==> flow/design.v <==
(* keep_hierarchy = "yes", use_dsp = "yes" *)
module cordic_final #(
    parameter WIDTH = 32,          
    parameter FRAC = 14,           
    parameter ITER = 16,           
    parameter LOG_ITER = 4,         
    parameter POST_STAGES = 5       
)
(
    input wire                    clk,
    input wire                    rst_n,        
    input wire                    start,        
    input wire signed [WIDTH-1:0] x_in,         
    input wire                    func_select,  
    output reg                    busy,         
    output reg                    done,         
    output reg signed [WIDTH:0] result       
);
    localparam signed [WIDTH-1:0] ONE_Q = (1 << FRAC);         
    localparam signed [WIDTH-1:0] ONE_Q_1 = ONE_Q >> 1;         
    localparam signed [WIDTH-1:0] K_INV_SCALED = 16'sd19784;    
    wire [5:0] shift_lut [0:ITER-1];
    wire signed [WIDTH-1:0] atanh_lut [0:ITER-1];
    reg signed [WIDTH-1:0] x_pipe [0:ITER];
    reg signed [WIDTH-1:0] y_pipe [0:ITER];
    reg signed [WIDTH-1:0] z_pipe [0:ITER];
    reg valid_pipe [0:ITER];
    reg signed [WIDTH-1:0] x_input_pipe [0:POST_STAGES-1];
    reg signed [WIDTH-1:0] y_result_pipe [0:POST_STAGES-1];
    reg func_select_pipe [0:POST_STAGES-1];
    reg valid_post_pipe [0:POST_STAGES-1];
    reg signed [2*WIDTH-1:0] x_squared_pipe [0:POST_STAGES-1];
    reg signed [2*WIDTH-1:0] coeff_term_pipe [0:POST_STAGES-1];
    reg signed [WIDTH-1:0] one_minus_approx_pipe [0:POST_STAGES-1];
    reg signed [2*WIDTH-1:0] final_product_pipe [0:POST_STAGES-1];
    reg signed [WIDTH-1:0] extracted_result_pipe [0:POST_STAGES-1];
    reg [1:0] state, next_state;
    reg [LOG_ITER:0] stage_counter;
    localparam [1:0] IDLE = 2'b00;
    localparam [1:0] PROCESS = 2'b01;
    localparam [1:0] OUTPUT = 2'b10;
    reg signed [WIDTH-1:0] x_input_stored;  
    reg                    func_select_stored;
    integer i;
    assign shift_lut[0]  = 6'd1;   assign shift_lut[1]  = 6'd2;   assign shift_lut[2]  = 6'd3;   assign shift_lut[3]  = 6'd4;
    assign shift_lut[4]  = 6'd4;   assign shift_lut[5]  = 6'd5;   assign shift_lut[6]  = 6'd6;   assign shift_lut[7]  = 6'd7;
    assign shift_lut[8]  = 6'd8;   assign shift_lut[9]  = 6'd9;   assign shift_lut[10] = 6'd10;  assign shift_lut[11] = 6'd11;
    assign shift_lut[12] = 6'd12;  assign shift_lut[13] = 6'd13;  assign shift_lut[14] = 6'd13;  assign shift_lut[15] = 6'd14;
    assign atanh_lut[0]  = 16'sd9000;   assign atanh_lut[1]  = 16'sd4185;   assign atanh_lut[2]  = 16'sd2059;   assign atanh_lut[3]  = 16'sd1025;
    assign atanh_lut[4]  = 16'sd1025;   assign atanh_lut[5]  = 16'sd512;    assign atanh_lut[6]  = 16'sd256;    assign atanh_lut[7]  = 16'sd128;
    assign atanh_lut[8]  = 16'sd64;     assign atanh_lut[9]  = 16'sd32;     assign atanh_lut[10] = 16'sd16;     assign atanh_lut[11] = 16'sd8;
    assign atanh_lut[12] = 16'sd4;      assign atanh_lut[13] = 16'sd2;      assign atanh_lut[14] = 16'sd2;      assign atanh_lut[15] = 16'sd1;
    genvar stage;
    generate 
        for (stage = 0; stage < ITER; stage = stage + 1) 
        begin : cordic_pipeline
            wire z_positive;
            wire [5:0] current_shift;
            wire signed [WIDTH-1:0] x_shifted;
            wire signed [WIDTH-1:0] y_shifted;
            wire signed [WIDTH-1:0] atanh_val;
            assign z_positive = ~z_pipe[stage][WIDTH-1];
            assign current_shift = shift_lut[stage];
            assign x_shifted = x_pipe[stage] >>> current_shift;
            assign y_shifted = y_pipe[stage] >>> current_shift;
            assign atanh_val = atanh_lut[stage];
            always @(posedge clk or negedge rst_n) begin
                if (!rst_n) begin
                    x_pipe[stage+1] <= {WIDTH{1'b0}};
                    y_pipe[stage+1] <= {WIDTH{1'b0}};
                    z_pipe[stage+1] <= {WIDTH{1'b0}};
                    valid_pipe[stage+1] <= 1'b0;
                end else begin
                    (* use_dsp = "yes" *) x_pipe[stage+1] <= z_positive ? (x_pipe[stage] + y_shifted) : (x_pipe[stage] - y_shifted);
                    (* use_dsp = "yes" *) y_pipe[stage+1] <= z_positive ? (y_pipe[stage] + x_shifted) : (y_pipe[stage] - x_shifted);
                    (* use_dsp = "yes" *) z_pipe[stage+1] <= z_positive ? (z_pipe[stage] - atanh_val) : (z_pipe[stage] + atanh_val);
                    valid_pipe[stage+1] <= valid_pipe[stage];
                end
            end
        end
    endgenerate
    always @(posedge clk or negedge rst_n) begin
        if (!rst_n) begin
            x_input_pipe[0] <= {WIDTH{1'b0}};
            y_result_pipe[0] <= {WIDTH{1'b0}};
            func_select_pipe[0] <= 1'b0;
            valid_post_pipe[0] <= 1'b0;
            x_squared_pipe[0] <= {(2*WIDTH){1'b0}};
        end else begin
            x_input_pipe[0] <= x_input_stored;
            y_result_pipe[0] <= y_pipe[ITER];
            func_select_pipe[0] <= func_select_stored;
            valid_post_pipe[0] <= valid_pipe[ITER];
            (* use_dsp = "yes" *) x_squared_pipe[0] <= $signed(x_input_stored) * $signed(x_input_stored);
        end
    end
    always @(posedge clk or negedge rst_n) begin
        if (!rst_n) begin
            x_input_pipe[1] <= {WIDTH{1'b0}};
            y_result_pipe[1] <= {WIDTH{1'b0}};
            func_select_pipe[1] <= 1'b0;
            valid_post_pipe[1] <= 1'b0;
            coeff_term_pipe[1] <= {(2*WIDTH){1'b0}};
        end else begin
            x_input_pipe[1] <= x_input_pipe[0];
            y_result_pipe[1] <= y_result_pipe[0];
            func_select_pipe[1] <= func_select_pipe[0];
            valid_post_pipe[1] <= valid_post_pipe[0];
            (* use_dsp = "yes" *) coeff_term_pipe[1] <= (x_squared_pipe[0] * 23900) >>> 30;
        end
    end
    always @(posedge clk or negedge rst_n) begin
        if (!rst_n) begin
            x_input_pipe[2] <= {WIDTH{1'b0}};
            y_result_pipe[2] <= {WIDTH{1'b0}};
            func_select_pipe[2] <= 1'b0;
            valid_post_pipe[2] <= 1'b0;
            one_minus_approx_pipe[2] <= {WIDTH{1'b0}};
        end else begin
            x_input_pipe[2] <= x_input_pipe[1];
            y_result_pipe[2] <= y_result_pipe[1];
            func_select_pipe[2] <= func_select_pipe[1];
            valid_post_pipe[2] <= valid_post_pipe[1];
            (* use_dsp = "yes" *) one_minus_approx_pipe[2] <= ONE_Q - coeff_term_pipe[1][WIDTH-1:0];
        end
    end
    always @(posedge clk or negedge rst_n) begin
        if (!rst_n) begin
            x_input_pipe[3] <= {WIDTH{1'b0}};
            y_result_pipe[3] <= {WIDTH{1'b0}};
            func_select_pipe[3] <= 1'b0;
            valid_post_pipe[3] <= 1'b0;
            final_product_pipe[3] <= {(2*WIDTH){1'b0}};
        end else begin
            x_input_pipe[3] <= x_input_pipe[2];
            y_result_pipe[3] <= y_result_pipe[2];
            func_select_pipe[3] <= func_select_pipe[2];
            valid_post_pipe[3] <= valid_post_pipe[2];
            (* use_dsp = "yes" *) final_product_pipe[3] <= $signed(y_result_pipe[2]) * $signed(one_minus_approx_pipe[2]);
        end
    end
    always @(posedge clk or negedge rst_n) begin
        if (!rst_n) begin
            x_input_pipe[4] <= {WIDTH{1'b0}};
            y_result_pipe[4] <= {WIDTH{1'b0}};
            func_select_pipe[4] <= 1'b0;
            valid_post_pipe[4] <= 1'b0;
            extracted_result_pipe[4] <= {WIDTH{1'b0}};
        end else begin
            x_input_pipe[4] <= x_input_pipe[3];
            y_result_pipe[4] <= y_result_pipe[3];
            func_select_pipe[4] <= func_select_pipe[3];
            valid_post_pipe[4] <= valid_post_pipe[3];
            (* use_dsp = "yes" *) extracted_result_pipe[4] <= final_product_pipe[3] >>> FRAC;
        end
    end
    always @(*) begin
        case (state)
            IDLE: next_state = start ? PROCESS : IDLE;
            PROCESS: next_state = (stage_counter >= ITER + POST_STAGES + 3) ? OUTPUT : PROCESS; 
            OUTPUT: next_state = IDLE;
            default: next_state = IDLE;
        endcase
    end  
    always @(posedge clk or negedge rst_n) begin
        if (!rst_n) begin
            state <= IDLE;
            busy <= 1'b0;
            done <= 1'b0;
            result <= {WIDTH{1'b0}};
            stage_counter <= {(LOG_ITER+1){1'b0}};
            x_pipe[0] <= {WIDTH{1'b0}};
            y_pipe[0] <= {WIDTH{1'b0}};
            z_pipe[0] <= {WIDTH{1'b0}};
            valid_pipe[0] <= 1'b0;
            x_input_stored <= {WIDTH{1'b0}};
            func_select_stored <= 1'b0;
        end else begin
            state <= next_state;
            done <= 1'b0;  
            case (state)
                IDLE: begin
                    busy <= 1'b0;
                    stage_counter <= {(LOG_ITER+1){1'b0}};
                    if (start) begin
                        x_pipe[0] <= K_INV_SCALED;  
                        y_pipe[0] <= {WIDTH{1'b0}}; 
                        func_select_stored <= func_select;
                        if (func_select) begin  
                            z_pipe[0] <= x_in; 
                            x_input_stored <= x_in;
                        end else begin  
                            z_pipe[0] <= $signed(x_in) >>> 1; 
                            x_input_stored <= $signed(x_in) >>> 1;
                        end
                        valid_pipe[0] <= 1'b1;
                        busy <= 1'b1;
                        stage_counter <= {(LOG_ITER+1){1'b0}};
                    end
                end
                PROCESS: begin
                    stage_counter <= stage_counter + 1'b1;
                end
                OUTPUT: begin
                    busy <= 1'b0;
                    if (valid_post_pipe[POST_STAGES-1]) begin
                        if (func_select_pipe[POST_STAGES-1]) begin
                            result <= extracted_result_pipe[POST_STAGES-1];
                        end else begin
                            result <= (extracted_result_pipe[POST_STAGES-1] + ONE_Q) >>> 1;
                        end
                        done <= 1'b1;
                    end
                end
                default: begin
                    state <= IDLE;
                end
            endcase
        end
    end
endmodule                      
Tool chain data of cordic_final

Tool output for the design above, in the order of the flow.
Lines are those of the file above, counted from 1.
Operators carry their Yosys type and port widths (W data, S select, Z words).
The mark -- stands for no value.

Design top: cordic_final
Clock input: clk
Cell library: sky130hd
Library corner: tt_025C_1v80

Word level

Counts by Yosys on the flattened word-level netlist (proc, flatten, opt, wreduce). Print and check cells are left out.

Add/subtract/negate cells: 92
$mul: 3
Div/mod/pow operators: 0
$lt $le $gt $ge: 1
Equality and inequality tests: 2
Shifts and indexed selects: 0
Multiplexer cells: 56
Bitwise operators: 0
Reductions and logical operators: 6

Operator list:

| operator                 | number |
| $mul A32 B32 Y64         | 1 |
| $mul A32 B32 Y46         | 1 |
| $mux W32                 | 45 |
| $mul A64 B14 Y60 const B | 1 |
| $add A32 B19 Y32         | 4 |
| $sub A32 B19 Y32         | 4 |
| $add A32 B28 Y32         | 4 |
| $sub A32 B28 Y32         | 4 |
| $add A32 B12 Y32 const B | 2 |
| $sub A32 B12 Y32 const B | 2 |
| $add A32 B20 Y32         | 2 |
| $sub A32 B20 Y32         | 2 |
| $add A32 B21 Y32         | 2 |
| $sub A32 B21 Y32         | 2 |
| $add A32 B22 Y32         | 2 |
| $sub A32 B22 Y32         | 2 |
| $add A32 B23 Y32         | 2 |
| $sub A32 B23 Y32         | 2 |
| $add A32 B24 Y32         | 2 |
| $sub A32 B24 Y32         | 2 |
| $add A32 B25 Y32         | 2 |
| $sub A32 B25 Y32         | 2 |
| $add A32 B26 Y32         | 2 |
| $sub A32 B26 Y32         | 2 |
| $add A32 B27 Y32         | 2 |
| $sub A32 B27 Y32         | 2 |
| $add A32 B29 Y32         | 2 |
| $sub A32 B29 Y32         | 2 |

Not listed: further kinds 48, cells in them 56.

Register bits: 1846
Bits in latches: 0
Memory bits (writable): 0
ROM bits: 0
Word width x clocked read ports: 0
Memories: 0
Bits of input ports: 36
Output and inout bits: 35
Cells after elaboration: 249

Depth

Longest topological path by Yosys (ltp), each cell counted once; first at word level (registers and memories cut), then after technology mapping (sequential cells cut; the memories' decode and read muxes count).

Word-level depth: 4
ABC_AREA: 1
Depth in mapped cells: 34
Depth with buffers taken out: 32

Mapped cells and area

The flow's flattened synthesis, as Yosys stat reports it; memories are mapped. The netlist is that of the ABC_AREA named above (0 if unset); the other value can give another one.
Totals and module areas in this step are rounded.

Standard cells after synthesis: 25736
Chip area (Yosys): 205700 µm²
Flip-flop cells: 1733

Cell types:

| cell type                 | number | total area (µm²) |
| sky130_fd_sc_hd__dfrtp_1  | 1732   | 4.33E+04 |
| sky130_fd_sc_hd__fa_1     | 2145   | 4.29E+04 |
| sky130_fd_sc_hd__ha_1     | 1900   | 23772.8 |
| sky130_fd_sc_hd__inv_1    | 5217   | 1.96E+04 |
| sky130_fd_sc_hd__nand2_1  | 5121   | 1.92E+04 |
| sky130_fd_sc_hd__xor2_1   | 1357   | 1.19E+04 |
| sky130_fd_sc_hd__a21oi_1  | 1607   | 8.04E+03 |
| sky130_fd_sc_hd__nor2_1   | 1779   | 6.68E+03 |
| sky130_fd_sc_hd__o21ai_0  | 1045   | 5.23E+03 |
| sky130_fd_sc_hd__xnor2_1  | 530    | 4.64E+03 |
| sky130_fd_sc_hd__nand3_1  | 800    | 4003.84 |
| sky130_fd_sc_hd__a21o_1   | 299    | 2.24E+03 |
| sky130_fd_sc_hd__nor3_1   | 320    | 1.6E+03 |
| sky130_fd_sc_hd__clkbuf_1 | 348    | 1.31E+03 |
| sky130_fd_sc_hd__o21bai_1 | 154    | 1.16E+03 |
| sky130_fd_sc_hd__a31oi_1  | 160    | 1000.96 |
| sky130_fd_sc_hd__nand4_1  | 153    | 957.168 |
| sky130_fd_sc_hd__o21a_1   | 109    | 818.285 |

Other cell types: 58; their cells: 960.

Path before layout

Source: OpenSTA report_checks on the synthesized netlist (no wires, ideal clock, input and output delay 20% of the period each), path of least setup slack; recovery checks are left aside. Register names are those of the netlist, which keeps one name where synthesis merged equal registers.

Path type: reg2reg
Start: register (no name shown)
End: register x_squared_pipe[0][53]
Period: 12.0 ns
Data arrival time: 7.810 ns
Path slack: 4.111 ns
Delay of the path: 7.889 ns
Driving pins on the path: 26
Synthesis period reached: 7.889 ns

"delay of the path" is the arrival time less input delay plus setup time.
"driving pins on the path": output pins that drive a net of the path, with the launching flip-flop's if there is one; two outputs of one cell count as two.
"synthesis period reached" = period - worst setup slack (recovery checks aside). The figure is calculated, with input and output delays left at 20% of the set period.
The rows between start and end are the longest chain of elaborated cells between them; the timing report does not say that the signal goes this way. Where chains are equally long, one stands for them.
A line is the first line of the expression or statement that the cell stems from. Yosys adds cells for indexed reads and writes and turns some case tables into memories.

Cells stage by stage: sky130_fd_sc_hd__dfrtp_1 > sky130_fd_sc_hd__clkbuf_1 > sky130_fd_sc_hd__nand2_1 > sky130_fd_sc_hd__inv_1 > sky130_fd_sc_hd__fa_1 > sky130_fd_sc_hd__inv_1 > sky130_fd_sc_hd__fa_1 > sky130_fd_sc_hd__inv_1 > sky130_fd_sc_hd__fa_1 > sky130_fd_sc_hd__inv_1 > sky130_fd_sc_hd__fa_1 > sky130_fd_sc_hd__inv_1 > sky130_fd_sc_hd__fa_1 > sky130_fd_sc_hd__fa_1 > sky130_fd_sc_hd__inv_1 > sky130_fd_sc_hd__fa_1 > sky130_fd_sc_hd__fa_1 > sky130_fd_sc_hd__inv_1 > sky130_fd_sc_hd__ha_1 > sky130_fd_sc_hd__nand2_1 > sky130_fd_sc_hd__nor2_1 > sky130_fd_sc_hd__inv_1 > sky130_fd_sc_hd__nor4_1 > sky130_fd_sc_hd__nand3_1 > sky130_fd_sc_hd__nand3_1 > sky130_fd_sc_hd__xor2_1
Length of the longest elaborated chain: 1
Elaborated cells between the ends (all ways): 1
RTL lines with such cells: 1
Those cells by class: 1 x mul

RTL lines, path after synthesis:

| what             | RTL line | text |
| $mul A32 B32 Y64 | 94       | `(* use_dsp = "yes" *) x_squared_pipe[0] <= $signed(x_input_stored) * $signed(x_input_stored);` |
| to (assign)      | 88       | `x_squared_pipe[0] <= {(2*WIDTH){1'b0}};` |
| to (assign)      | 94       |  |
| to (decl)        | 32       | `reg signed [2*WIDTH-1:0] x_squared_pipe [0:POST_STAGES-1];` |

Path in the finished layout

Path of least setup slack in the final report of run A (OpenROAD, finished layout, wires in). Where an end is a register, its clock arrival counts in the times.

Path type: reg2reg
Start: register (no name shown)
End: register x_squared_pipe[0][46]
Period: 5.75 ns
Data arrival time: 7.92 ns
Path slack: -1.37 ns
Driving pins on the path: 26

The rows between start and end are the longest chain of elaborated cells between them; the timing report does not say that the signal goes this way. Where chains are equally long, one stands for them.

Cells stage by stage: sky130_fd_sc_hd__dfrtp_2 > sky130_fd_sc_hd__buf_12 > sky130_fd_sc_hd__buf_4 > sky130_fd_sc_hd__nand2_1 > sky130_fd_sc_hd__fa_1 > sky130_fd_sc_hd__inv_1 > sky130_fd_sc_hd__fa_1 > sky130_fd_sc_hd__fa_1 > sky130_fd_sc_hd__inv_1 > sky130_fd_sc_hd__fa_1 > sky130_fd_sc_hd__inv_1 > sky130_fd_sc_hd__fa_1 > sky130_fd_sc_hd__fa_1 > sky130_fd_sc_hd__fa_1 > sky130_fd_sc_hd__fa_1 > sky130_fd_sc_hd__ha_4 > sky130_fd_sc_hd__nand2_1 > sky130_fd_sc_hd__nor2_4 > sky130_fd_sc_hd__inv_2 > sky130_fd_sc_hd__nor2_4 > sky130_fd_sc_hd__and3_4 > sky130_fd_sc_hd__nand4_1 > sky130_fd_sc_hd__nand3_4 > sky130_fd_sc_hd__a21oi_2 > sky130_fd_sc_hd__xnor2_1 > sky130_fd_sc_hd__buf_4
Length of the longest elaborated chain: 1
Elaborated cells between the ends (all ways): 1
RTL lines with such cells: 1
Those cells by class: 1 x mul

RTL lines, path post-layout:

| what             | RTL line | text |
| $mul A32 B32 Y64 | 94       | `(* use_dsp = "yes" *) x_squared_pipe[0] <= $signed(x_input_stored) * $signed(x_input_stored);` |
| to (assign)      | 88       | `x_squared_pipe[0] <= {(2*WIDTH){1'b0}};` |
| to (assign)      | 94       |  |
| to (decl)        | 32       | `reg signed [2*WIDTH-1:0] x_squared_pipe [0:POST_STAGES-1];` |

Lab notebook: cordic_final

Top module cordic_final; platform sky130hd; tools Yosys and OpenROAD; 5 stored runs in no particular order. Input and output delays are each 20% of the period that was set; the output load is 0.01 pF.
By "allowed time less slack (worst setup path)" is meant the share of the clock period that the worst setup path is allowed (20% is reserved at inputs, 20% at outputs), minus its slack. Clock arrival times at its registers enter into it.
Results are given in rounded form.
A setting shown as -- is not set for that run.
Among the results, -- means that no value is shown for the run.

| setting or result                               | run A   | run B   | run C   | run D | run E   |
| ABC_AREA                                        | 1       | --      | --      | 1     | --      |
| CELL_PAD_IN_SITES_GLOBAL_PLACEMENT              | 2       | 1       | --      | --    | --      |
| CORE_UTILIZATION                                | 19      | 50      | 46      | 40    | 40      |
| CTS_CLUSTER_SIZE                                | 22      | --      | --      | --    | --      |
| MIN_ROUTING_LAYER                               | met1    | --      | --      | --    | --      |
| PLACE_DENSITY_LB_ADDON                          | 0.19    | --      | --      | --    | --      |
| SETUP_SLACK_MARGIN                              | 1.03    | --      | --      | 1.81  | --      |
| SLEW_MARGIN                                     | 0       | 10      | 20      | 5     | 20      |
| period_ns                                       | 5.75    | 7.53    | 10.1    | 9.92  | 10.1    |
| CAP_MARGIN                                      | 20      | 10      | 20      | 25    | 20      |
| CORE_MARGIN                                     | 2       | 2       | 2       | 2     | 2       |
| PLACE_DENSITY                                   | --      | 0.94    | --      | --    | --      |
| CELL_PAD_IN_SITES_DETAIL_PLACEMENT              | --      | --      | --      | 2     | --      |
| CORE_ASPECT_RATIO                               | --      | --      | --      | 1.09  | --      |
| CTS_CLUSTER_DIAMETER                            | --      | --      | --      | 181   | --      |
| GPL_ROUTABILITY_DRIVEN                          | --      | --      | --      | 0     | --      |
| HOLD_SLACK_MARGIN                               | --      | --      | --      | 0.02  | --      |
| TNS_END_PERCENT                                 | --      | --      | --      | 5     | --      |
| area of the die (µm²)                           | 1091000 | 375300  | 407700  | --    | 468500  |
| total negative setup slack (ns)                 | -81.13  | -2.139  | 0.000   | --    | 0.000   |
| allowed time less slack (worst setup path) (ns) | 7.12    | 7.94    | 9.13    | --    | 9.13    |
| worst setup path kind                           | reg2reg | reg2reg | reg2reg | --    | reg2reg |
| setup slack of the worst path (ns)              | -1.368  | -0.407  | 0.967   | --    | 0.975   |
| standard-cell area after layout (µm²)           | 254900  | 206100  | 199900  | --    | 200800  |
| mapped cell area after synthesis (µm²)          | 205700  | 185200  | 185200  | --    | 185200  |

Run D: no final report: routing broke off with GRT-0116
